==> flow/design.v <==
module mux2_1 (input logic in1, in2, se,
				output logic out);
always_comb
begin
	if(se)
	begin
		out = in2;
	end
	else
	begin
		out = in1;
	end
end
endmodule
module mux16_1(input logic in0, in1, in2, in3, in4, in5, in6, in7, in8, in9, in10, in11, in12,
				input logic in13, in14, in15,
				input logic [3:0] se,
				output logic out);
always_comb
begin			
	case(se)
		4'b0000:	out = in0;
		4'b0001:	out = in1;
		4'b0010:	out = in2;
		4'b0011:	out = in3;
		4'b0100:	out = in4;
		4'b0101:	out = in5;
		4'b0110:	out = in6;
		4'b0111:	out = in7;
		4'b1000:	out = in8;
		4'b1001:	out = in9;
		4'b1010:	out = in10;
		4'b1011:	out = in11;
		4'b1100:	out = in12;
		4'b1101:	out = in13;
		4'b1110:	out = in14;
		4'b1111:	out = in15;
	endcase
end
endmodule
module rng (input logic clk, reset,
				output logic [1023:0] out);
logic [239:0] temp, nxt;
always_ff @(posedge clk, negedge reset)
begin
	if (~reset)
	begin
		temp <= '1;
	end
	else
	begin
		temp <= nxt;
	end
end
assign nxt[0] = temp[0] ^ temp[4] ^ temp[20] ^ temp[72] ^ temp[206];   
assign nxt[1] = temp[1] ^ temp[5] ^ temp[21] ^ temp[73] ^ temp[207];   
assign nxt[2] = temp[2] ^ temp[6] ^ temp[22] ^ temp[74] ^ temp[208];   
assign nxt[3] = temp[3] ^ temp[7] ^ temp[23] ^ temp[75] ^ temp[209];   
assign nxt[4] = temp[4] ^ temp[8] ^ temp[24] ^ temp[76] ^ temp[212];   
assign nxt[5] = temp[5] ^ temp[9] ^ temp[25] ^ temp[77] ^ temp[213];   
assign nxt[6] = temp[6] ^ temp[10] ^ temp[26] ^ temp[78] ^ temp[214];   
assign nxt[7] = temp[7] ^ temp[11] ^ temp[27] ^ temp[79] ^ temp[215];   
assign nxt[8] = temp[8] ^ temp[12] ^ temp[28] ^ temp[80] ^ temp[218];   
assign nxt[9] = temp[9] ^ temp[13] ^ temp[29] ^ temp[81] ^ temp[219];   
assign nxt[10] = temp[10] ^ temp[14] ^ temp[30] ^ temp[82] ^ temp[220];   
assign nxt[11] = temp[11] ^ temp[15] ^ temp[31] ^ temp[83] ^ temp[221];   
assign nxt[12] = temp[12] ^ temp[16] ^ temp[32] ^ temp[84] ^ temp[224];   
assign nxt[13] = temp[13] ^ temp[17] ^ temp[33] ^ temp[85] ^ temp[225];   
assign nxt[14] = temp[14] ^ temp[18] ^ temp[34] ^ temp[86] ^ temp[226];   
assign nxt[15] = temp[15] ^ temp[19] ^ temp[35] ^ temp[87] ^ temp[227];   
assign nxt[16] = temp[16] ^ temp[20] ^ temp[36] ^ temp[88] ^ temp[230];   
assign nxt[17] = temp[17] ^ temp[21] ^ temp[37] ^ temp[89] ^ temp[231];   
assign nxt[18] = temp[18] ^ temp[22] ^ temp[38] ^ temp[90] ^ temp[232];   
assign nxt[19] = temp[19] ^ temp[23] ^ temp[39] ^ temp[91] ^ temp[233];   
assign nxt[20] = temp[20] ^ temp[24] ^ temp[40] ^ temp[92] ^ temp[236];   
assign nxt[21] = temp[21] ^ temp[25] ^ temp[41] ^ temp[93] ^ temp[237];   
assign nxt[22] = temp[22] ^ temp[26] ^ temp[42] ^ temp[94] ^ temp[238];   
assign nxt[23] = temp[23] ^ temp[27] ^ temp[43] ^ temp[95] ^ temp[239];   
assign nxt[24] = temp[24] ^ temp[28] ^ temp[44] ^ temp[96];   
assign nxt[25] = temp[25] ^ temp[29] ^ temp[45] ^ temp[97];   
assign nxt[26] = temp[26] ^ temp[30] ^ temp[46] ^ temp[98];   
assign nxt[27] = temp[27] ^ temp[31] ^ temp[47] ^ temp[99];   
assign nxt[28] = temp[28] ^ temp[32] ^ temp[48] ^ temp[100];   
assign nxt[29] = temp[29] ^ temp[33] ^ temp[49] ^ temp[101];   
assign nxt[30] = temp[30] ^ temp[34] ^ temp[50] ^ temp[102];   
assign nxt[31] = temp[31] ^ temp[35] ^ temp[51] ^ temp[103];   
assign nxt[32] = temp[32] ^ temp[36] ^ temp[52] ^ temp[104];   
assign nxt[33] = temp[33] ^ temp[37] ^ temp[53] ^ temp[105];   
assign nxt[34] = temp[34] ^ temp[38] ^ temp[54] ^ temp[106];   
assign nxt[35] = temp[35] ^ temp[39] ^ temp[55] ^ temp[107];   
assign nxt[36] = temp[36] ^ temp[40] ^ temp[56] ^ temp[108];   
assign nxt[37] = temp[37] ^ temp[41] ^ temp[57] ^ temp[109];   
assign nxt[38] = temp[38] ^ temp[42] ^ temp[58] ^ temp[110];   
assign nxt[39] = temp[39] ^ temp[43] ^ temp[59] ^ temp[111];   
assign nxt[40] = temp[40] ^ temp[44] ^ temp[60] ^ temp[112];   
assign nxt[41] = temp[41] ^ temp[45] ^ temp[61] ^ temp[113];   
assign nxt[42] = temp[42] ^ temp[46] ^ temp[62] ^ temp[114];   
assign nxt[43] = temp[43] ^ temp[47] ^ temp[63] ^ temp[115];   
assign nxt[44] = temp[44] ^ temp[48] ^ temp[64] ^ temp[116];   
assign nxt[45] = temp[45] ^ temp[49] ^ temp[65] ^ temp[117];   
assign nxt[46] = temp[46] ^ temp[50] ^ temp[66] ^ temp[118];   
assign nxt[47] = temp[47] ^ temp[51] ^ temp[67] ^ temp[119];   
assign nxt[48] = temp[48] ^ temp[52] ^ temp[68] ^ temp[120];   
assign nxt[49] = temp[49] ^ temp[53] ^ temp[69] ^ temp[121];   
assign nxt[50] = temp[50] ^ temp[54] ^ temp[70] ^ temp[122];   
assign nxt[51] = temp[51] ^ temp[55] ^ temp[71] ^ temp[123];   
assign nxt[52] = temp[52] ^ temp[56] ^ temp[72] ^ temp[124];   
assign nxt[53] = temp[53] ^ temp[57] ^ temp[73] ^ temp[125];   
assign nxt[54] = temp[54] ^ temp[58] ^ temp[74] ^ temp[126];   
assign nxt[55] = temp[55] ^ temp[59] ^ temp[75] ^ temp[127];   
assign nxt[56] = temp[56] ^ temp[60] ^ temp[76] ^ temp[128];   
assign nxt[57] = temp[57] ^ temp[61] ^ temp[77] ^ temp[129];   
assign nxt[58] = temp[58] ^ temp[62] ^ temp[78] ^ temp[130];   
assign nxt[59] = temp[59] ^ temp[63] ^ temp[79] ^ temp[131];   
assign nxt[60] = temp[60] ^ temp[64] ^ temp[80] ^ temp[132];   
assign nxt[61] = temp[61] ^ temp[65] ^ temp[81] ^ temp[133];   
assign nxt[62] = temp[62] ^ temp[66] ^ temp[82] ^ temp[134];   
assign nxt[63] = temp[63] ^ temp[67] ^ temp[83] ^ temp[135];   
assign nxt[64] = temp[64] ^ temp[68] ^ temp[84] ^ temp[136];   
assign nxt[65] = temp[65] ^ temp[69] ^ temp[85] ^ temp[137];   
assign nxt[66] = temp[66] ^ temp[70] ^ temp[86] ^ temp[138];   
assign nxt[67] = temp[67] ^ temp[71] ^ temp[87] ^ temp[139];   
assign nxt[68] = temp[68] ^ temp[72] ^ temp[88] ^ temp[140];   
assign nxt[69] = temp[69] ^ temp[73] ^ temp[89] ^ temp[141];   
assign nxt[70] = temp[70] ^ temp[74] ^ temp[90] ^ temp[142];   
assign nxt[71] = temp[71] ^ temp[75] ^ temp[91] ^ temp[143];   
assign nxt[72] = temp[72] ^ temp[76] ^ temp[92] ^ temp[144];   
assign nxt[73] = temp[73] ^ temp[77] ^ temp[93] ^ temp[145];   
assign nxt[74] = temp[74] ^ temp[78] ^ temp[94] ^ temp[146];   
assign nxt[75] = temp[75] ^ temp[79] ^ temp[95] ^ temp[147];   
assign nxt[76] = temp[76] ^ temp[80] ^ temp[96] ^ temp[148];   
assign nxt[77] = temp[77] ^ temp[81] ^ temp[97] ^ temp[149];   
assign nxt[78] = temp[78] ^ temp[82] ^ temp[98] ^ temp[150];   
assign nxt[79] = temp[79] ^ temp[83] ^ temp[99] ^ temp[151];   
assign nxt[80] = temp[80] ^ temp[84] ^ temp[100] ^ temp[152];   
assign nxt[81] = temp[81] ^ temp[85] ^ temp[101] ^ temp[153];   
assign nxt[82] = temp[82] ^ temp[86] ^ temp[102] ^ temp[154];   
assign nxt[83] = temp[83] ^ temp[87] ^ temp[103] ^ temp[155];   
assign nxt[84] = temp[84] ^ temp[88] ^ temp[104] ^ temp[156];   
assign nxt[85] = temp[85] ^ temp[89] ^ temp[105] ^ temp[157];   
assign nxt[86] = temp[86] ^ temp[90] ^ temp[106] ^ temp[158];   
assign nxt[87] = temp[87] ^ temp[91] ^ temp[107] ^ temp[159];   
assign nxt[88] = temp[88] ^ temp[92] ^ temp[108] ^ temp[160];   
assign nxt[89] = temp[89] ^ temp[93] ^ temp[109] ^ temp[161];   
assign nxt[90] = temp[90] ^ temp[94] ^ temp[110] ^ temp[162];   
assign nxt[91] = temp[91] ^ temp[95] ^ temp[111] ^ temp[163];   
assign nxt[92] = temp[92] ^ temp[96] ^ temp[112] ^ temp[164];   
assign nxt[93] = temp[93] ^ temp[97] ^ temp[113] ^ temp[165];   
assign nxt[94] = temp[94] ^ temp[98] ^ temp[114] ^ temp[166];   
assign nxt[95] = temp[95] ^ temp[99] ^ temp[115] ^ temp[167];   
assign nxt[96] = temp[96] ^ temp[100] ^ temp[116] ^ temp[168];   
assign nxt[97] = temp[97] ^ temp[101] ^ temp[117] ^ temp[169];   
assign nxt[98] = temp[98] ^ temp[102] ^ temp[118] ^ temp[170];   
assign nxt[99] = temp[99] ^ temp[103] ^ temp[119] ^ temp[171];   
assign nxt[100] = temp[100] ^ temp[104] ^ temp[120] ^ temp[172];   
assign nxt[101] = temp[101] ^ temp[105] ^ temp[121] ^ temp[173];   
assign nxt[102] = temp[102] ^ temp[106] ^ temp[122] ^ temp[174];   
assign nxt[103] = temp[103] ^ temp[107] ^ temp[123] ^ temp[175];   
assign nxt[104] = temp[104] ^ temp[108] ^ temp[124] ^ temp[176];   
assign nxt[105] = temp[105] ^ temp[109] ^ temp[125] ^ temp[177];   
assign nxt[106] = temp[106] ^ temp[110] ^ temp[126] ^ temp[178];   
assign nxt[107] = temp[107] ^ temp[111] ^ temp[127] ^ temp[179];   
assign nxt[108] = temp[108] ^ temp[112] ^ temp[128] ^ temp[180];   
assign nxt[109] = temp[109] ^ temp[113] ^ temp[129] ^ temp[181];   
assign nxt[110] = temp[110] ^ temp[114] ^ temp[130] ^ temp[182];   
assign nxt[111] = temp[111] ^ temp[115] ^ temp[131] ^ temp[183];   
assign nxt[112] = temp[112] ^ temp[116] ^ temp[132] ^ temp[184];   
assign nxt[113] = temp[113] ^ temp[117] ^ temp[133] ^ temp[185];   
assign nxt[114] = temp[114] ^ temp[118] ^ temp[134] ^ temp[186];   
assign nxt[115] = temp[115] ^ temp[119] ^ temp[135] ^ temp[187];   
assign nxt[116] = temp[116] ^ temp[120] ^ temp[136] ^ temp[188];   
assign nxt[117] = temp[117] ^ temp[121] ^ temp[137] ^ temp[189];   
assign nxt[118] = temp[118] ^ temp[122] ^ temp[138] ^ temp[190];   
assign nxt[119] = temp[119] ^ temp[123] ^ temp[139] ^ temp[191];   
assign nxt[120] = temp[120] ^ temp[124] ^ temp[140] ^ temp[192];   
assign nxt[121] = temp[121] ^ temp[125] ^ temp[141] ^ temp[193];   
assign nxt[122] = temp[122] ^ temp[126] ^ temp[142] ^ temp[194];   
assign nxt[123] = temp[123] ^ temp[127] ^ temp[143] ^ temp[195];   
assign nxt[124] = temp[124] ^ temp[128] ^ temp[144] ^ temp[196];   
assign nxt[125] = temp[125] ^ temp[129] ^ temp[145] ^ temp[197];   
assign nxt[126] = temp[126] ^ temp[130] ^ temp[146] ^ temp[198];   
assign nxt[127] = temp[127] ^ temp[131] ^ temp[147] ^ temp[199];   
assign nxt[128] = temp[128] ^ temp[132] ^ temp[148] ^ temp[200];   
assign nxt[129] = temp[129] ^ temp[133] ^ temp[149] ^ temp[201];   
assign nxt[130] = temp[130] ^ temp[134] ^ temp[150] ^ temp[202];   
assign nxt[131] = temp[131] ^ temp[135] ^ temp[151] ^ temp[203];   
assign nxt[132] = temp[132] ^ temp[136] ^ temp[152] ^ temp[204];   
assign nxt[133] = temp[133] ^ temp[137] ^ temp[153] ^ temp[205];   
assign nxt[134] = temp[134] ^ temp[138] ^ temp[154] ^ temp[206];   
assign nxt[135] = temp[135] ^ temp[139] ^ temp[155] ^ temp[207];   
assign nxt[136] = temp[136] ^ temp[140] ^ temp[156] ^ temp[210];   
assign nxt[137] = temp[137] ^ temp[141] ^ temp[157] ^ temp[211];   
assign nxt[138] = temp[138] ^ temp[142] ^ temp[158] ^ temp[212];   
assign nxt[139] = temp[139] ^ temp[143] ^ temp[159] ^ temp[213];   
assign nxt[140] = temp[140] ^ temp[144] ^ temp[160] ^ temp[216];   
assign nxt[141] = temp[141] ^ temp[145] ^ temp[161] ^ temp[217];   
assign nxt[142] = temp[142] ^ temp[146] ^ temp[162] ^ temp[218];   
assign nxt[143] = temp[143] ^ temp[147] ^ temp[163] ^ temp[219];   
assign nxt[144] = temp[144] ^ temp[148] ^ temp[164] ^ temp[222];   
assign nxt[145] = temp[145] ^ temp[149] ^ temp[165] ^ temp[223];   
assign nxt[146] = temp[146] ^ temp[150] ^ temp[166] ^ temp[224];   
assign nxt[147] = temp[147] ^ temp[151] ^ temp[167] ^ temp[225];   
assign nxt[148] = temp[148] ^ temp[152] ^ temp[168] ^ temp[228];   
assign nxt[149] = temp[149] ^ temp[153] ^ temp[169] ^ temp[229];   
assign nxt[150] = temp[150] ^ temp[154] ^ temp[170] ^ temp[230];   
assign nxt[151] = temp[151] ^ temp[155] ^ temp[171] ^ temp[231];   
assign nxt[152] = temp[152] ^ temp[156] ^ temp[172] ^ temp[234];   
assign nxt[153] = temp[153] ^ temp[157] ^ temp[173] ^ temp[235];   
assign nxt[154] = temp[154] ^ temp[158] ^ temp[174] ^ temp[236];   
assign nxt[155] = temp[155] ^ temp[159] ^ temp[175] ^ temp[237];   
assign nxt[156] = temp[156] ^ temp[160] ^ temp[176];   
assign nxt[157] = temp[157] ^ temp[161] ^ temp[177];   
assign nxt[158] = temp[158] ^ temp[162] ^ temp[178];   
assign nxt[159] = temp[159] ^ temp[163] ^ temp[179];   
assign nxt[160] = temp[160] ^ temp[164] ^ temp[180];   
assign nxt[161] = temp[161] ^ temp[165] ^ temp[181];   
assign nxt[162] = temp[162] ^ temp[166] ^ temp[182];   
assign nxt[163] = temp[163] ^ temp[167] ^ temp[183];   
assign nxt[164] = temp[164] ^ temp[168] ^ temp[184];   
assign nxt[165] = temp[165] ^ temp[169] ^ temp[185];   
assign nxt[166] = temp[166] ^ temp[170] ^ temp[186];   
assign nxt[167] = temp[167] ^ temp[171] ^ temp[187];   
assign nxt[168] = temp[168] ^ temp[172] ^ temp[188];   
assign nxt[169] = temp[169] ^ temp[173] ^ temp[189];   
assign nxt[170] = temp[170] ^ temp[174] ^ temp[190];   
assign nxt[171] = temp[171] ^ temp[175] ^ temp[191];   
assign nxt[172] = temp[172] ^ temp[176] ^ temp[192];   
assign nxt[173] = temp[173] ^ temp[177] ^ temp[193];   
assign nxt[174] = temp[174] ^ temp[178] ^ temp[194];   
assign nxt[175] = temp[175] ^ temp[179] ^ temp[195];   
assign nxt[176] = temp[176] ^ temp[180] ^ temp[196];   
assign nxt[177] = temp[177] ^ temp[181] ^ temp[197];   
assign nxt[178] = temp[178] ^ temp[182] ^ temp[198];   
assign nxt[179] = temp[179] ^ temp[183] ^ temp[199];   
assign nxt[180] = temp[180] ^ temp[184] ^ temp[200];   
assign nxt[181] = temp[181] ^ temp[185] ^ temp[201];   
assign nxt[182] = temp[182] ^ temp[186] ^ temp[202];   
assign nxt[183] = temp[183] ^ temp[187] ^ temp[203];   
assign nxt[184] = temp[184] ^ temp[188] ^ temp[204];   
assign nxt[185] = temp[185] ^ temp[189] ^ temp[205];   
assign nxt[186] = temp[186] ^ temp[190] ^ temp[206];   
assign nxt[187] = temp[187] ^ temp[191] ^ temp[207];   
assign nxt[188] = temp[188] ^ temp[192] ^ temp[210];   
assign nxt[189] = temp[189] ^ temp[193] ^ temp[211];   
assign nxt[190] = temp[190] ^ temp[194] ^ temp[212];   
assign nxt[191] = temp[191] ^ temp[195] ^ temp[213];   
assign nxt[192] = temp[192] ^ temp[196] ^ temp[216];   
assign nxt[193] = temp[193] ^ temp[197] ^ temp[217];   
assign nxt[194] = temp[194] ^ temp[198] ^ temp[218];   
assign nxt[195] = temp[195] ^ temp[199] ^ temp[219];   
assign nxt[196] = temp[196] ^ temp[200] ^ temp[222];   
assign nxt[197] = temp[197] ^ temp[201] ^ temp[223];   
assign nxt[198] = temp[198] ^ temp[202] ^ temp[224];   
assign nxt[199] = temp[199] ^ temp[203] ^ temp[225];   
assign nxt[200] = temp[200] ^ temp[204] ^ temp[228];   
assign nxt[201] = temp[201] ^ temp[205] ^ temp[229];   
assign nxt[202] = temp[202] ^ temp[206] ^ temp[230];   
assign nxt[203] = temp[203] ^ temp[207] ^ temp[231];   
assign nxt[204] = temp[204] ^ temp[210] ^ temp[234];   
assign nxt[205] = temp[205] ^ temp[211] ^ temp[235];   
assign nxt[206] = temp[206] ^ temp[212] ^ temp[236];   
assign nxt[207] = temp[207] ^ temp[213] ^ temp[237];   
assign nxt[208] = temp[208] ^ temp[214] ^ temp[238];   
assign nxt[209] = temp[209] ^ temp[215] ^ temp[239];   
assign nxt[210] = temp[210] ^ temp[216];   
assign nxt[211] = temp[211] ^ temp[217];   
assign nxt[212] = temp[212] ^ temp[218];   
assign nxt[213] = temp[213] ^ temp[219];   
assign nxt[214] = temp[214] ^ temp[220];   
assign nxt[215] = temp[215] ^ temp[221];   
assign nxt[216] = temp[216] ^ temp[222];   
assign nxt[217] = temp[217] ^ temp[223];   
assign nxt[218] = temp[218] ^ temp[224];   
assign nxt[219] = temp[219] ^ temp[225];   
assign nxt[220] = temp[220] ^ temp[226];   
assign nxt[221] = temp[221] ^ temp[227];   
assign nxt[222] = temp[222] ^ temp[228];   
assign nxt[223] = temp[223] ^ temp[229];   
assign nxt[224] = temp[224] ^ temp[230];   
assign nxt[225] = temp[225] ^ temp[231];   
assign nxt[226] = temp[226] ^ temp[232];   
assign nxt[227] = temp[227] ^ temp[233];   
assign nxt[228] = temp[228] ^ temp[234];   
assign nxt[229] = temp[229] ^ temp[235];   
assign nxt[230] = temp[230] ^ temp[236];   
assign nxt[231] = temp[231] ^ temp[237];   
assign nxt[232] = temp[232] ^ temp[238];   
assign nxt[233] = temp[233] ^ temp[239];   
assign nxt[234] = temp[234];   
assign nxt[235] = temp[235];   
assign nxt[236] = temp[236];   
assign nxt[237] = temp[237];   
assign nxt[238] = temp[238];   
assign nxt[239] = temp[239];   
always_comb
begin
	out = '1;
	out[456] = temp[0];
	out[457] = temp[1];
	out[458] = temp[2];
	out[459] = temp[3];
	out[466] = temp[4];
	out[467] = temp[5];
	out[468] = temp[6];
	out[469] = temp[7];
	out[476] = temp[8];
	out[477] = temp[9];
	out[478] = temp[10];
	out[479] = temp[11];
	out[486] = temp[12];
	out[487] = temp[13];
	out[488] = temp[14];
	out[489] = temp[15];
	out[496] = temp[16];
	out[497] = temp[17];
	out[498] = temp[18];
	out[499] = temp[19];
	out[506] = temp[20];
	out[507] = temp[21];
	out[508] = temp[22];
	out[509] = temp[23];
	out[516] = temp[24];
	out[517] = temp[25];
	out[518] = temp[26];
	out[519] = temp[27];
	out[526] = temp[28];
	out[527] = temp[29];
	out[528] = temp[30];
	out[529] = temp[31];
	out[536] = temp[32];
	out[537] = temp[33];
	out[538] = temp[34];
	out[539] = temp[35];
	out[546] = temp[36];
	out[547] = temp[37];
	out[548] = temp[38];
	out[549] = temp[39];
	out[556] = temp[40];
	out[557] = temp[41];
	out[558] = temp[42];
	out[559] = temp[43];
	out[566] = temp[44];
	out[567] = temp[45];
	out[568] = temp[46];
	out[569] = temp[47];
	out[576] = temp[48];
	out[577] = temp[49];
	out[578] = temp[50];
	out[579] = temp[51];
	out[586] = temp[52];
	out[587] = temp[53];
	out[588] = temp[54];
	out[589] = temp[55];
	out[596] = temp[56];
	out[597] = temp[57];
	out[598] = temp[58];
	out[599] = temp[59];
	out[606] = temp[60];
	out[607] = temp[61];
	out[608] = temp[62];
	out[609] = temp[63];
	out[616] = temp[64];
	out[617] = temp[65];
	out[618] = temp[66];
	out[619] = temp[67];
	out[626] = temp[68];
	out[627] = temp[69];
	out[628] = temp[70];
	out[629] = temp[71];
	out[636] = temp[72];
	out[637] = temp[73];
	out[638] = temp[74];
	out[639] = temp[75];
	out[646] = temp[76];
	out[647] = temp[77];
	out[648] = temp[78];
	out[649] = temp[79];
	out[656] = temp[80];
	out[657] = temp[81];
	out[658] = temp[82];
	out[659] = temp[83];
	out[666] = temp[84];
	out[667] = temp[85];
	out[668] = temp[86];
	out[669] = temp[87];
	out[676] = temp[88];
	out[677] = temp[89];
	out[678] = temp[90];
	out[679] = temp[91];
	out[686] = temp[92];
	out[687] = temp[93];
	out[688] = temp[94];
	out[689] = temp[95];
	out[696] = temp[96];
	out[697] = temp[97];
	out[698] = temp[98];
	out[699] = temp[99];
	out[706] = temp[100];
	out[707] = temp[101];
	out[708] = temp[102];
	out[709] = temp[103];
	out[716] = temp[104];
	out[717] = temp[105];
	out[718] = temp[106];
	out[719] = temp[107];
	out[726] = temp[108];
	out[727] = temp[109];
	out[728] = temp[110];
	out[729] = temp[111];
	out[736] = temp[112];
	out[737] = temp[113];
	out[738] = temp[114];
	out[739] = temp[115];
	out[746] = temp[116];
	out[747] = temp[117];
	out[748] = temp[118];
	out[749] = temp[119];
	out[756] = temp[120];
	out[757] = temp[121];
	out[758] = temp[122];
	out[759] = temp[123];
	out[766] = temp[124];
	out[767] = temp[125];
	out[768] = temp[126];
	out[769] = temp[127];
	out[776] = temp[128];
	out[777] = temp[129];
	out[778] = temp[130];
	out[779] = temp[131];
	out[786] = temp[132];
	out[787] = temp[133];
	out[788] = temp[134];
	out[789] = temp[135];
	out[796] = temp[136];
	out[797] = temp[137];
	out[798] = temp[138];
	out[799] = temp[139];
	out[806] = temp[140];
	out[807] = temp[141];
	out[808] = temp[142];
	out[809] = temp[143];
	out[816] = temp[144];
	out[817] = temp[145];
	out[818] = temp[146];
	out[819] = temp[147];
	out[826] = temp[148];
	out[827] = temp[149];
	out[828] = temp[150];
	out[829] = temp[151];
	out[836] = temp[152];
	out[837] = temp[153];
	out[838] = temp[154];
	out[839] = temp[155];
	out[846] = temp[156];
	out[847] = temp[157];
	out[848] = temp[158];
	out[849] = temp[159];
	out[856] = temp[160];
	out[857] = temp[161];
	out[858] = temp[162];
	out[859] = temp[163];
	out[866] = temp[164];
	out[867] = temp[165];
	out[868] = temp[166];
	out[869] = temp[167];
	out[876] = temp[168];
	out[877] = temp[169];
	out[878] = temp[170];
	out[879] = temp[171];
	out[886] = temp[172];
	out[887] = temp[173];
	out[888] = temp[174];
	out[889] = temp[175];
	out[896] = temp[176];
	out[897] = temp[177];
	out[898] = temp[178];
	out[899] = temp[179];
	out[906] = temp[180];
	out[907] = temp[181];
	out[908] = temp[182];
	out[909] = temp[183];
	out[916] = temp[184];
	out[917] = temp[185];
	out[918] = temp[186];
	out[919] = temp[187];
	out[926] = temp[188];
	out[927] = temp[189];
	out[928] = temp[190];
	out[929] = temp[191];
	out[936] = temp[192];
	out[937] = temp[193];
	out[938] = temp[194];
	out[939] = temp[195];
	out[946] = temp[196];
	out[947] = temp[197];
	out[948] = temp[198];
	out[949] = temp[199];
	out[956] = temp[200];
	out[957] = temp[201];
	out[958] = temp[202];
	out[959] = temp[203];
	out[966] = temp[204];
	out[967] = temp[205];
	out[968] = temp[206];
	out[969] = temp[207];
	out[970] = temp[208];
	out[971] = temp[209];
	out[976] = temp[210];
	out[977] = temp[211];
	out[978] = temp[212];
	out[979] = temp[213];
	out[980] = temp[214];
	out[981] = temp[215];
	out[986] = temp[216];
	out[987] = temp[217];
	out[988] = temp[218];
	out[989] = temp[219];
	out[990] = temp[220];
	out[991] = temp[221];
	out[996] = temp[222];
	out[997] = temp[223];
	out[998] = temp[224];
	out[999] = temp[225];
	out[1000] = temp[226];
	out[1001] = temp[227];
	out[1006] = temp[228];
	out[1007] = temp[229];
	out[1008] = temp[230];
	out[1009] = temp[231];
	out[1010] = temp[232];
	out[1011] = temp[233];
	out[1016] = temp[234];
	out[1017] = temp[235];
	out[1018] = temp[236];
	out[1019] = temp[237];
	out[1020] = temp[238];
	out[1021] = temp[239];
end
endmodule
module d_ff (input logic d, strobe, clk, reset,
			output logic q);
logic strobe_q;
always_ff@(posedge clk, negedge reset)
begin
	if(~reset)
	begin
		q <= 0;
		strobe_q <= 1'b1;
	end
	else
	begin
		strobe_q <= strobe;
		if (strobe & ~strobe_q)
			q <= d;
	end
end
endmodule
module lut_int (input logic in, reset, clk,
				input logic [7:0] challenge,
				output logic out);
logic top_lo, top_hi, top_chain, bottom_lo, bottom_hi, bottom_chain;
logic [1023:0] mem;
rng rng1(.clk(clk), .reset(reset), .out(mem));
mux2_1 t0(.in1(mem[456]), .in2(mem[457]), .se(in), .out(top_lo));
mux2_1 t1(.in1(mem[458]), .in2(mem[459]), .se(in), .out(top_hi));
mux2_1 t2(.in1(top_lo), .in2(top_hi), .se(challenge[7]), .out(top_chain));
mux2_1 b0(.in1(mem[968]), .in2(mem[969]), .se(in), .out(bottom_lo));
mux2_1 b1(.in1(mem[970]), .in2(mem[971]), .se(in), .out(bottom_hi));
mux2_1 b2(.in1(bottom_lo), .in2(bottom_hi), .se(challenge[7]), .out(bottom_chain));
d_ff d0(.d(top_chain), .strobe(bottom_chain), .clk(clk), .reset(reset), .q(out));
endmodule
module chain(input logic [7:0] challenge,
			input logic in, reset, clk,
			output logic [7:0] out_chain);
wire [7:0] temp_chain;
lut_int c1(.in(in), .reset(reset), .clk(clk), .challenge(challenge), .out(temp_chain[0]));
lut_int c2(.in(in), .reset(reset), .clk(clk), .challenge(challenge), .out(temp_chain[1]));
lut_int c3(.in(in), .reset(reset), .clk(clk), .challenge(challenge), .out(temp_chain[2]));
lut_int c4(.in(in), .reset(reset), .clk(clk), .challenge(challenge), .out(temp_chain[3]));
lut_int c5(.in(in), .reset(reset), .clk(clk), .challenge(challenge), .out(temp_chain[4]));
lut_int c6(.in(in), .reset(reset), .clk(clk), .challenge(challenge), .out(temp_chain[5]));
lut_int c7(.in(in), .reset(reset), .clk(clk), .challenge(challenge), .out(temp_chain[6]));
lut_int c8(.in(in), .reset(reset), .clk(clk), .challenge(challenge), .out(temp_chain[7]));
assign out_chain = temp_chain;
endmodule
module lfsr #(parameter size = 8) (input logic clk, en_lfsr, reset,
									input logic [size-1 : 0] in_lfsr,
									output logic [size-1 : 0] out_lfsr);
logic shift;
always_ff@(posedge clk, negedge reset)
begin
	if(~reset)
	begin
		out_lfsr <= '0;
		shift <= 1'b0;
	end
	else
	begin
		if (en_lfsr)
		begin
			shift <= out_lfsr[7] ^ out_lfsr[6] ^ out_lfsr[5] ^ out_lfsr[0];
			out_lfsr <= {shift, out_lfsr[size-2:0]};
		end
		else
		begin
			out_lfsr <= in_lfsr;
		end
	end
end
endmodule
module arbiter_puf #(parameter challenge_size = 8, response_width = 24)
					(input logic [challenge_size-1 : 0] challenge,
					input logic clk, reset,
					output logic [response_width-1 : 0] response);
logic [challenge_size-1 : 0] out_lfsr;
logic [31:0] out_muxchain;
logic temp_out_mux1, temp_out_mux2;
logic out_mux1, out_mux2, en;
logic [7:0] count;
logic temp_comp;
logic [response_width-1 : 0] temp_response;
lfsr #(challenge_size) lfsr1(.clk(clk), .en_lfsr(en), .reset(reset), .in_lfsr(challenge), .out_lfsr(out_lfsr));
logic [7:0] out_chain0, out_chain1;
chain c0 (.in(en), .clk(clk), .reset(reset), .challenge(out_lfsr), .out_chain(out_chain0));
chain c1 (.in(en), .clk(clk), .reset(reset), .challenge(out_lfsr), .out_chain(out_chain1));
assign out_muxchain[7:0] = out_chain0;
assign out_muxchain[15:8] = out_chain1;
assign out_muxchain[31:16] = '0;
mux16_1 m3(.in0(out_muxchain[0]), .in1(out_muxchain[1]), .in2(out_muxchain[2]), .in3(out_muxchain[3]), .in4(out_muxchain[4]), .in5(out_muxchain[5]), .in6(out_muxchain[6]), .in7(out_muxchain[7]), .in8(out_muxchain[8]), .in9(out_muxchain[9]), .in10(out_muxchain[10]), .in11(out_muxchain[11]), .in12(out_muxchain[12]), .in13(out_muxchain[13]), .in14(out_muxchain[14]), .in15(out_muxchain[15]), .se(out_lfsr[3:0]), .out(temp_out_mux1)); 
mux16_1 m4(.in0(out_muxchain[16]), .in1(out_muxchain[17]), .in2(out_muxchain[18]), .in3(out_muxchain[19]), .in4(out_muxchain[20]), .in5(out_muxchain[21]), .in6(out_muxchain[22]), .in7(out_muxchain[23]), .in8(out_muxchain[24]), .in9(out_muxchain[25]), .in10(out_muxchain[26]), .in11(out_muxchain[27]), .in12(out_muxchain[28]), .in13(out_muxchain[29]), .in14(out_muxchain[30]), .in15(out_muxchain[31]), .se(out_lfsr[7:4]), .out(temp_out_mux2));
assign  out_mux1 = temp_out_mux1;
assign  out_mux2 = temp_out_mux2;
always_ff@(posedge clk, negedge reset)
begin:SEQ
	if(~reset)
	begin
		count <= '0;
		temp_response <= '0;
		temp_comp <= '0;
		response <= '0;
		en <= 0;
	end
	else
	begin
		if(count < response_width)
		begin
			if(out_mux1 > out_mux2)
			begin
				temp_comp <= 1;
			end
			else
			begin
				temp_comp <= 0;
			end
			temp_response <= {temp_comp, temp_response[response_width-1 : 1]};
			count <= count + 1;
			en <= 1;
		end
		else if (count == response_width)
		begin
			en <= 0;
			response <= temp_response;
			count <= '0;
		end
	end
end
endmodule
Appendix: tool output

Tool chain data of arbiter_puf
Each step is given for the RTL above and for the edited RTL.
"orig" refers to lines of the RTL above, "edited" to lines of the edited file.
"change": "edited" minus "orig" as printed here.
Operators: Yosys type, input widths -> output width; for muxes data width and select width s.
Library cell names are shortened.
{"block": "inputs", "design": "arbiter_puf", "clock_port": "clk", "library": "sky130hd", "lib_corner": "tt_025C_1v80"}

Diff
Unified diff, file above to edited file.
This change comes from a script, not from a designer. The edited design behaves differently; no optimisation was intended.
begin of diff
@@ -224,5 +224,5 @@
 assign nxt[169] = temp[169] ^ temp[173] ^ temp[189];   
 assign nxt[170] = temp[170] ^ temp[174] ^ temp[190];   
-assign nxt[171] = temp[171] ^ temp[175] ^ temp[191];   
+assign nxt[171] = temp[171] ^ temp[175] | temp[191];   
 assign nxt[172] = temp[172] ^ temp[176] ^ temp[192];   
 assign nxt[173] = temp[173] ^ temp[177] ^ temp[193];   
end of diff

Word level
Yosys after proc, flatten, opt, wreduce and memory -nomap, before mapping. Memory bits, and registers merged into a memory's read port (data or address), are not among the register bits. Print and check cells are not counted. Equal cells are merged and count once.
{"block": "bits", "item": "out_inout_bits", "orig": 24, "edited": 24, "change": 0}
{"block": "bits", "item": "regBits", "orig": 3843, "edited": 3843, "change": 0}
{"block": "classes", "item": "muxes", "orig": 104, "edited": 104, "change": 0}
{"block": "classes", "item": "add_sub_neg", "orig": 1, "edited": 1, "change": 0}
{"block": "classes", "item": "eq_ne", "orig": 31, "edited": 31, "change": 0}
{"block": "classes", "item": "compare", "orig": 2, "edited": 2, "change": 0}
{"block": "classes", "item": "n_logic", "orig": 10020, "edited": 10020, "change": 0}
{"block": "classes", "item": "reduce_logical", "orig": 5, "edited": 5, "change": 0}
{"block": "ops", "op": "$xor 1x1->1", "orig": 9667, "edited": 9651, "change": -16}
{"block": "ops", "op": "$or 1x1->1", "orig": 0, "edited": 16, "change": 16}
Unchanged operator kinds not shown: 17.

Depth
Longest topological path by Yosys (ltp), each cell counted once; first at word level (registers and memories cut), then after technology mapping (sequential cells cut; the memories' decode and read muxes count).
{"block": "depth", "item": "ltp_word", "orig": 5, "edited": 5, "change": 0}
{"block": "depth", "item": "abc_area", "orig": "0", "edited": "0"}
{"block": "depth", "item": "ltp_mapped", "orig": 6, "edited": 6, "change": 0}

Netlist
The flow's flattened synthesis, as Yosys stat reports it; memories are mapped. The netlist is that of the ABC_AREA named above (0 if unset); the other value can give another one.
{"block": "mapped", "item": "mapped_area_um2", "orig": 189651.9, "edited": 189619.4, "change": -32.5}
{"block": "mapped", "item": "mapped_cells", "orig": 14215, "edited": 14217, "change": 2}
{"block": "mapped", "item": "flip_flops", "orig": 3842, "edited": 3842, "change": 0}
{"block": "types", "cell_type": "xnor2_1", "orig": 7268, "edited": 7252, "change": -16}
{"block": "types", "cell_type": "nand2b_1", "orig": 1, "edited": 17, "change": 16}
{"block": "types", "cell_type": "clkbuf_1", "orig": 374, "edited": 376, "change": 2}
Unchanged cell types not shown: 31.
The figures by module come from a second, unflattened synthesis with its own total; it is not the netlist above.
{"block": "unflattened", "item": "hier_cells", "orig": 26547, "edited": 26547, "change": 0}
{"block": "unflattened", "item": "hier_area_um2", "orig": 287429.4, "edited": 287389.4, "change": -40.0}
Rows give one instance, submodules left out.
{"block": "modules_orig", "mod": "rng", "mod_seq_area_um2": 6148.4, "mod_area_um2": 17608.1, "n_inst": 16, "cells": 1638}
{"block": "modules_orig", "mod": "arbiter_puf", "mod_seq_area_um2": 1451.4, "mod_area_um2": 2351.0, "n_inst": 1, "cells": 142}
{"block": "modules_orig", "mod": "mux2_1", "mod_seq_area_um2": 0.0, "mod_area_um2": 15.0, "n_inst": 96, "cells": 1}
{"block": "modules_orig", "mod": "d_ff", "mod_seq_area_um2": 51.3, "mod_area_um2": 80.1, "n_inst": 16, "cells": 4}
{"block": "modules_orig", "mod": "lfsr #(size=8)", "mod_seq_area_um2": 225.2, "mod_area_um2": 355.3, "n_inst": 1, "cells": 23}
{"block": "modules_orig", "mod": "mux16_1", "mod_seq_area_um2": 0.0, "mod_area_um2": 135.1, "n_inst": 2, "cells": 7}
{"block": "modules_orig", "mod": "chain", "mod_seq_area_um2": 0.0, "mod_area_um2": 0.0, "n_inst": 2, "cells": 0}
{"block": "modules_orig", "mod": "lut_int", "mod_seq_area_um2": 0.0, "mod_area_um2": 0.0, "n_inst": 16, "cells": 0}
{"block": "modules_edited", "mod": "rng", "mod_seq_area_um2": 6148.4, "mod_area_um2": 17605.6, "n_inst": 16, "cells": 1638}
{"block": "modules_edited", "mod": "arbiter_puf", "mod_seq_area_um2": 1451.4, "mod_area_um2": 2351.0, "n_inst": 1, "cells": 142}
{"block": "modules_edited", "mod": "mux2_1", "mod_seq_area_um2": 0.0, "mod_area_um2": 15.0, "n_inst": 96, "cells": 1}
{"block": "modules_edited", "mod": "d_ff", "mod_seq_area_um2": 51.3, "mod_area_um2": 80.1, "n_inst": 16, "cells": 4}
{"block": "modules_edited", "mod": "lfsr #(size=8)", "mod_seq_area_um2": 225.2, "mod_area_um2": 355.3, "n_inst": 1, "cells": 23}
{"block": "modules_edited", "mod": "mux16_1", "mod_seq_area_um2": 0.0, "mod_area_um2": 135.1, "n_inst": 2, "cells": 7}
{"block": "modules_edited", "mod": "chain", "mod_seq_area_um2": 0.0, "mod_area_um2": 0.0, "n_inst": 2, "cells": 0}
{"block": "modules_edited", "mod": "lut_int", "mod_seq_area_um2": 0.0, "mod_area_um2": 0.0, "n_inst": 16, "cells": 0}

Worst setup path after synthesis
Path of least setup slack by OpenSTA after synthesis, without wires, with an ideal clock, recovery checks aside; 20% of the period is set as input and as output delay. Where synthesis merged equal registers, the netlist keeps one of their names.
{"block": "synth_path", "item": "kind", "orig": "register to output", "edited": "register to output"}
{"block": "synth_path", "item": "startpoint", "orig": "register response[0]", "edited": "register response[0]"}
{"block": "synth_path", "item": "endpoint", "orig": "output response[0]", "edited": "output response[0]"}
{"block": "synth_path", "item": "path_slack_ns", "orig": 6.018, "edited": 6.018, "change": 0.000}
{"block": "synth_path", "item": "path_delay_ns", "orig": 0.382, "edited": 0.382, "change": 0.000}
{"block": "synth_path", "item": "t_first_pin_ns", "orig": 0.000, "edited": 0.000, "change": 0.000}
{"block": "synth_path", "item": "arrival_time_ns", "orig": 0.382, "edited": 0.382, "change": 0.000}
{"block": "synth_path", "item": "clock_period_ns", "orig": 8.0, "edited": 8.0, "change": 0.0}
{"block": "synth_path", "item": "path_buffers", "orig": 0, "edited": 0, "change": 0}
{"block": "synth_path", "item": "path_stages", "orig": 1, "edited": 1, "change": 0}
{"block": "synth_path", "item": "out_delay_ns", "orig": 1.600, "edited": 1.600, "change": 0.000}
{"block": "synth_path", "item": "required_time_ns", "orig": 6.400, "edited": 6.400, "change": 0.000}
{"block": "synth_path", "item": "synth_period_reached_ns", "orig": 1.982, "edited": 1.982, "change": 0.000}
"path_delay_ns" = arrival - input delay + setup time.
A path that ends at an output port has no setup time.
"path_stages": output pins that drive a net of the path, with the launching flip-flop's if there is one; two outputs of one cell count as two.
"synth_period_reached_ns" is the clock period less the worst setup slack; recovery checks do not enter. This is arithmetic on one report: input and output delays are still those of the set period (20% each).
{"block": "synth_via_orig", "path_cell_list": "dfrtp_1", "elab_chain_len": 0, "cone_cells": 0, "cone_lines": 0}
{"block": "synth_rtl_orig", "item": "start: declaration", "line": 614, "source": "output logic [response_width-1 : 0] response);"}
{"block": "synth_rtl_orig", "item": "start: assignment", "line": 640, "source": "response <= '0;"}
{"block": "synth_rtl_orig", "item": "start: assignment", "line": 662, "source": "response <= temp_response;"}
{"block": "synth_rtl_orig", "item": "end: declaration", "line": 614}
{"block": "synth_via_edited", "path_cell_list": "dfrtp_1", "elab_chain_len": 0, "cone_cells": 0, "cone_lines": 0}
{"block": "synth_rtl_edited", "item": "start: declaration", "line": 614, "source": "output logic [response_width-1 : 0] response);"}
{"block": "synth_rtl_edited", "item": "start: assignment", "line": 640, "source": "response <= '0;"}
{"block": "synth_rtl_edited", "item": "start: assignment", "line": 662, "source": "response <= temp_response;"}
{"block": "synth_rtl_edited", "item": "end: declaration", "line": 614}

Worst path after layout
From the final timing report of the runs of pair A: the path of least setup slack in the routed layout; clock arrival at registers is part of the times.
{"block": "layout_path", "item": "kind", "orig": "register to output", "edited": "register to output"}
{"block": "layout_path", "item": "startpoint", "orig": "register response[4]", "edited": "register response[15]"}
{"block": "layout_path", "item": "endpoint", "orig": "output response[4]", "edited": "output response[15]"}
{"block": "layout_path", "item": "required_time_ns", "orig": 6.40, "edited": 6.40, "change": 0.00}
{"block": "layout_path", "item": "arrival_time_ns", "orig": 2.35, "edited": 1.88, "change": -0.47}
{"block": "layout_path", "item": "t_first_pin_ns", "orig": 0.99, "edited": 0.97, "change": -0.02}
{"block": "layout_path", "item": "path_slack_ns", "orig": 4.05, "edited": 4.52, "change": 0.47}
{"block": "layout_path", "item": "path_stages", "orig": 2, "edited": 2, "change": 0}
{"block": "layout_path", "item": "clock_period_ns", "orig": 8.0, "edited": 8.0, "change": 0.0}
{"block": "layout_path", "item": "path_buffers", "orig": 1, "edited": 1, "change": 0}
{"block": "layout_path", "item": "out_delay_ns", "orig": 1.60, "edited": 1.60, "change": 0.00}
{"block": "layout_via_orig", "path_cell_list": "dfrtp_1 clkdlybuf4s50_1", "elab_chain_len": 0, "cone_cells": 0, "cone_lines": 0}
{"block": "layout_rtl_orig", "item": "start: declaration", "line": 614, "source": "output logic [response_width-1 : 0] response);"}
{"block": "layout_rtl_orig", "item": "start: assignment", "line": 640, "source": "response <= '0;"}
{"block": "layout_rtl_orig", "item": "start: assignment", "line": 662, "source": "response <= temp_response;"}
{"block": "layout_rtl_orig", "item": "end: declaration", "line": 614}
{"block": "layout_via_edited", "path_cell_list": "dfrtp_1 clkdlybuf4s50_1", "elab_chain_len": 0, "cone_cells": 0, "cone_lines": 0}
{"block": "layout_rtl_edited", "item": "start: declaration", "line": 614, "source": "output logic [response_width-1 : 0] response);"}
{"block": "layout_rtl_edited", "item": "start: assignment", "line": 640, "source": "response <= '0;"}
{"block": "layout_rtl_edited", "item": "start: assignment", "line": 662, "source": "response <= temp_response;"}
{"block": "layout_rtl_edited", "item": "end: declaration", "line": 614}

Flow runs
Runs of the flow (Yosys, OpenROAD) on both versions; the two runs of a pair have the same settings. The constraints put input and output delay at 20% of the set period each and load the outputs with 0.01 pF.
{"block": "flow_settings_pair_A", "CORE_UTILIZATION": 40, "period_ns": 8.0, "CAP_MARGIN": 20, "CORE_MARGIN": 2, "SLEW_MARGIN": 20}
{"block": "measured_pair_A", "item": "design.die.area_um2", "orig": 479653.0, "edited": 479570.0, "change": -83.0}
{"block": "measured_pair_A", "item": "synth_area_um2", "orig": 189651.9, "edited": 189619.4, "change": -32.5}
{"block": "measured_pair_A", "item": "period_reached_ns", "orig": 3.949, "edited": 3.476, "change": -0.473}
{"block": "measured_pair_A", "item": "ws_setup_ns", "orig": 4.051, "edited": 4.524, "change": 0.473}
{"block": "measured_pair_A", "item": "design_power_uw", "orig": 41119, "edited": 40737, "change": -382}
{"block": "measured_pair_A", "item": "stdcell_area_um2", "orig": 212191.0, "edited": 211577.0, "change": -614.0}
{"block": "measured_pair_A", "item": "worst_hold_slack_ns", "orig": 0.453, "edited": 0.457, "change": 0.004}
{"block": "measured_pair_A", "item": "timing.setup.tns_ns", "orig": 0.000, "edited": 0.000, "change": 0.000}
{"block": "measured_pair_A", "item": "fin_util_pct", "orig": 45.0, "edited": 44.9, "change": -0.1}
{"block": "flow_settings_pair_B", "ABC_AREA": 1, "CELL_PAD_IN_SITES_GLOBAL_PLACEMENT": 3, "CORE_UTILIZATION": 15, "CTS_CLUSTER_SIZE": 68, "GPL_ROUTABILITY_DRIVEN": 0, "MAX_ROUTING_LAYER": "met5", "MIN_ROUTING_LAYER": "met1", "SETUP_SLACK_MARGIN": -0.16, "TNS_END_PERCENT": 80, "period_ns": 3.48, "CAP_MARGIN": 20, "CORE_MARGIN": 2, "SLEW_MARGIN": 20}
{"block": "measured_pair_B", "item": "design.die.area_um2", "orig": 1276460.0, "edited": 1275580.0, "change": -880.0}
{"block": "measured_pair_B", "item": "synth_area_um2", "orig": 190116.1, "edited": 189983.5, "change": -132.6}
{"block": "measured_pair_B", "item": "period_reached_ns", "orig": 2.693, "edited": 2.562, "change": -0.131}
{"block": "measured_pair_B", "item": "ws_setup_ns", "orig": 0.787, "edited": 0.918, "change": 0.131}
{"block": "measured_pair_B", "item": "design_power_uw", "orig": 98050, "edited": 97984, "change": -66}
{"block": "measured_pair_B", "item": "stdcell_area_um2", "orig": 226996.0, "edited": 227358.0, "change": 362.0}
{"block": "measured_pair_B", "item": "worst_hold_slack_ns", "orig": 0.423, "edited": 0.197, "change": -0.226}
{"block": "measured_pair_B", "item": "timing.setup.tns_ns", "orig": 0.000, "edited": 0.000, "change": 0.000}
{"block": "measured_pair_B", "item": "fin_util_pct", "orig": 18.0, "edited": 18.0, "change": 0.0}
"period_reached_ns" = clock period - worst setup slack. The figure is calculated, with input and output delays left at 20% of the set period.
By "design_power_uw" is meant OpenSTA's value without simulated activity: inputs other than the clock are taken to toggle once in ten clock periods, and the tool carries that through the logic.
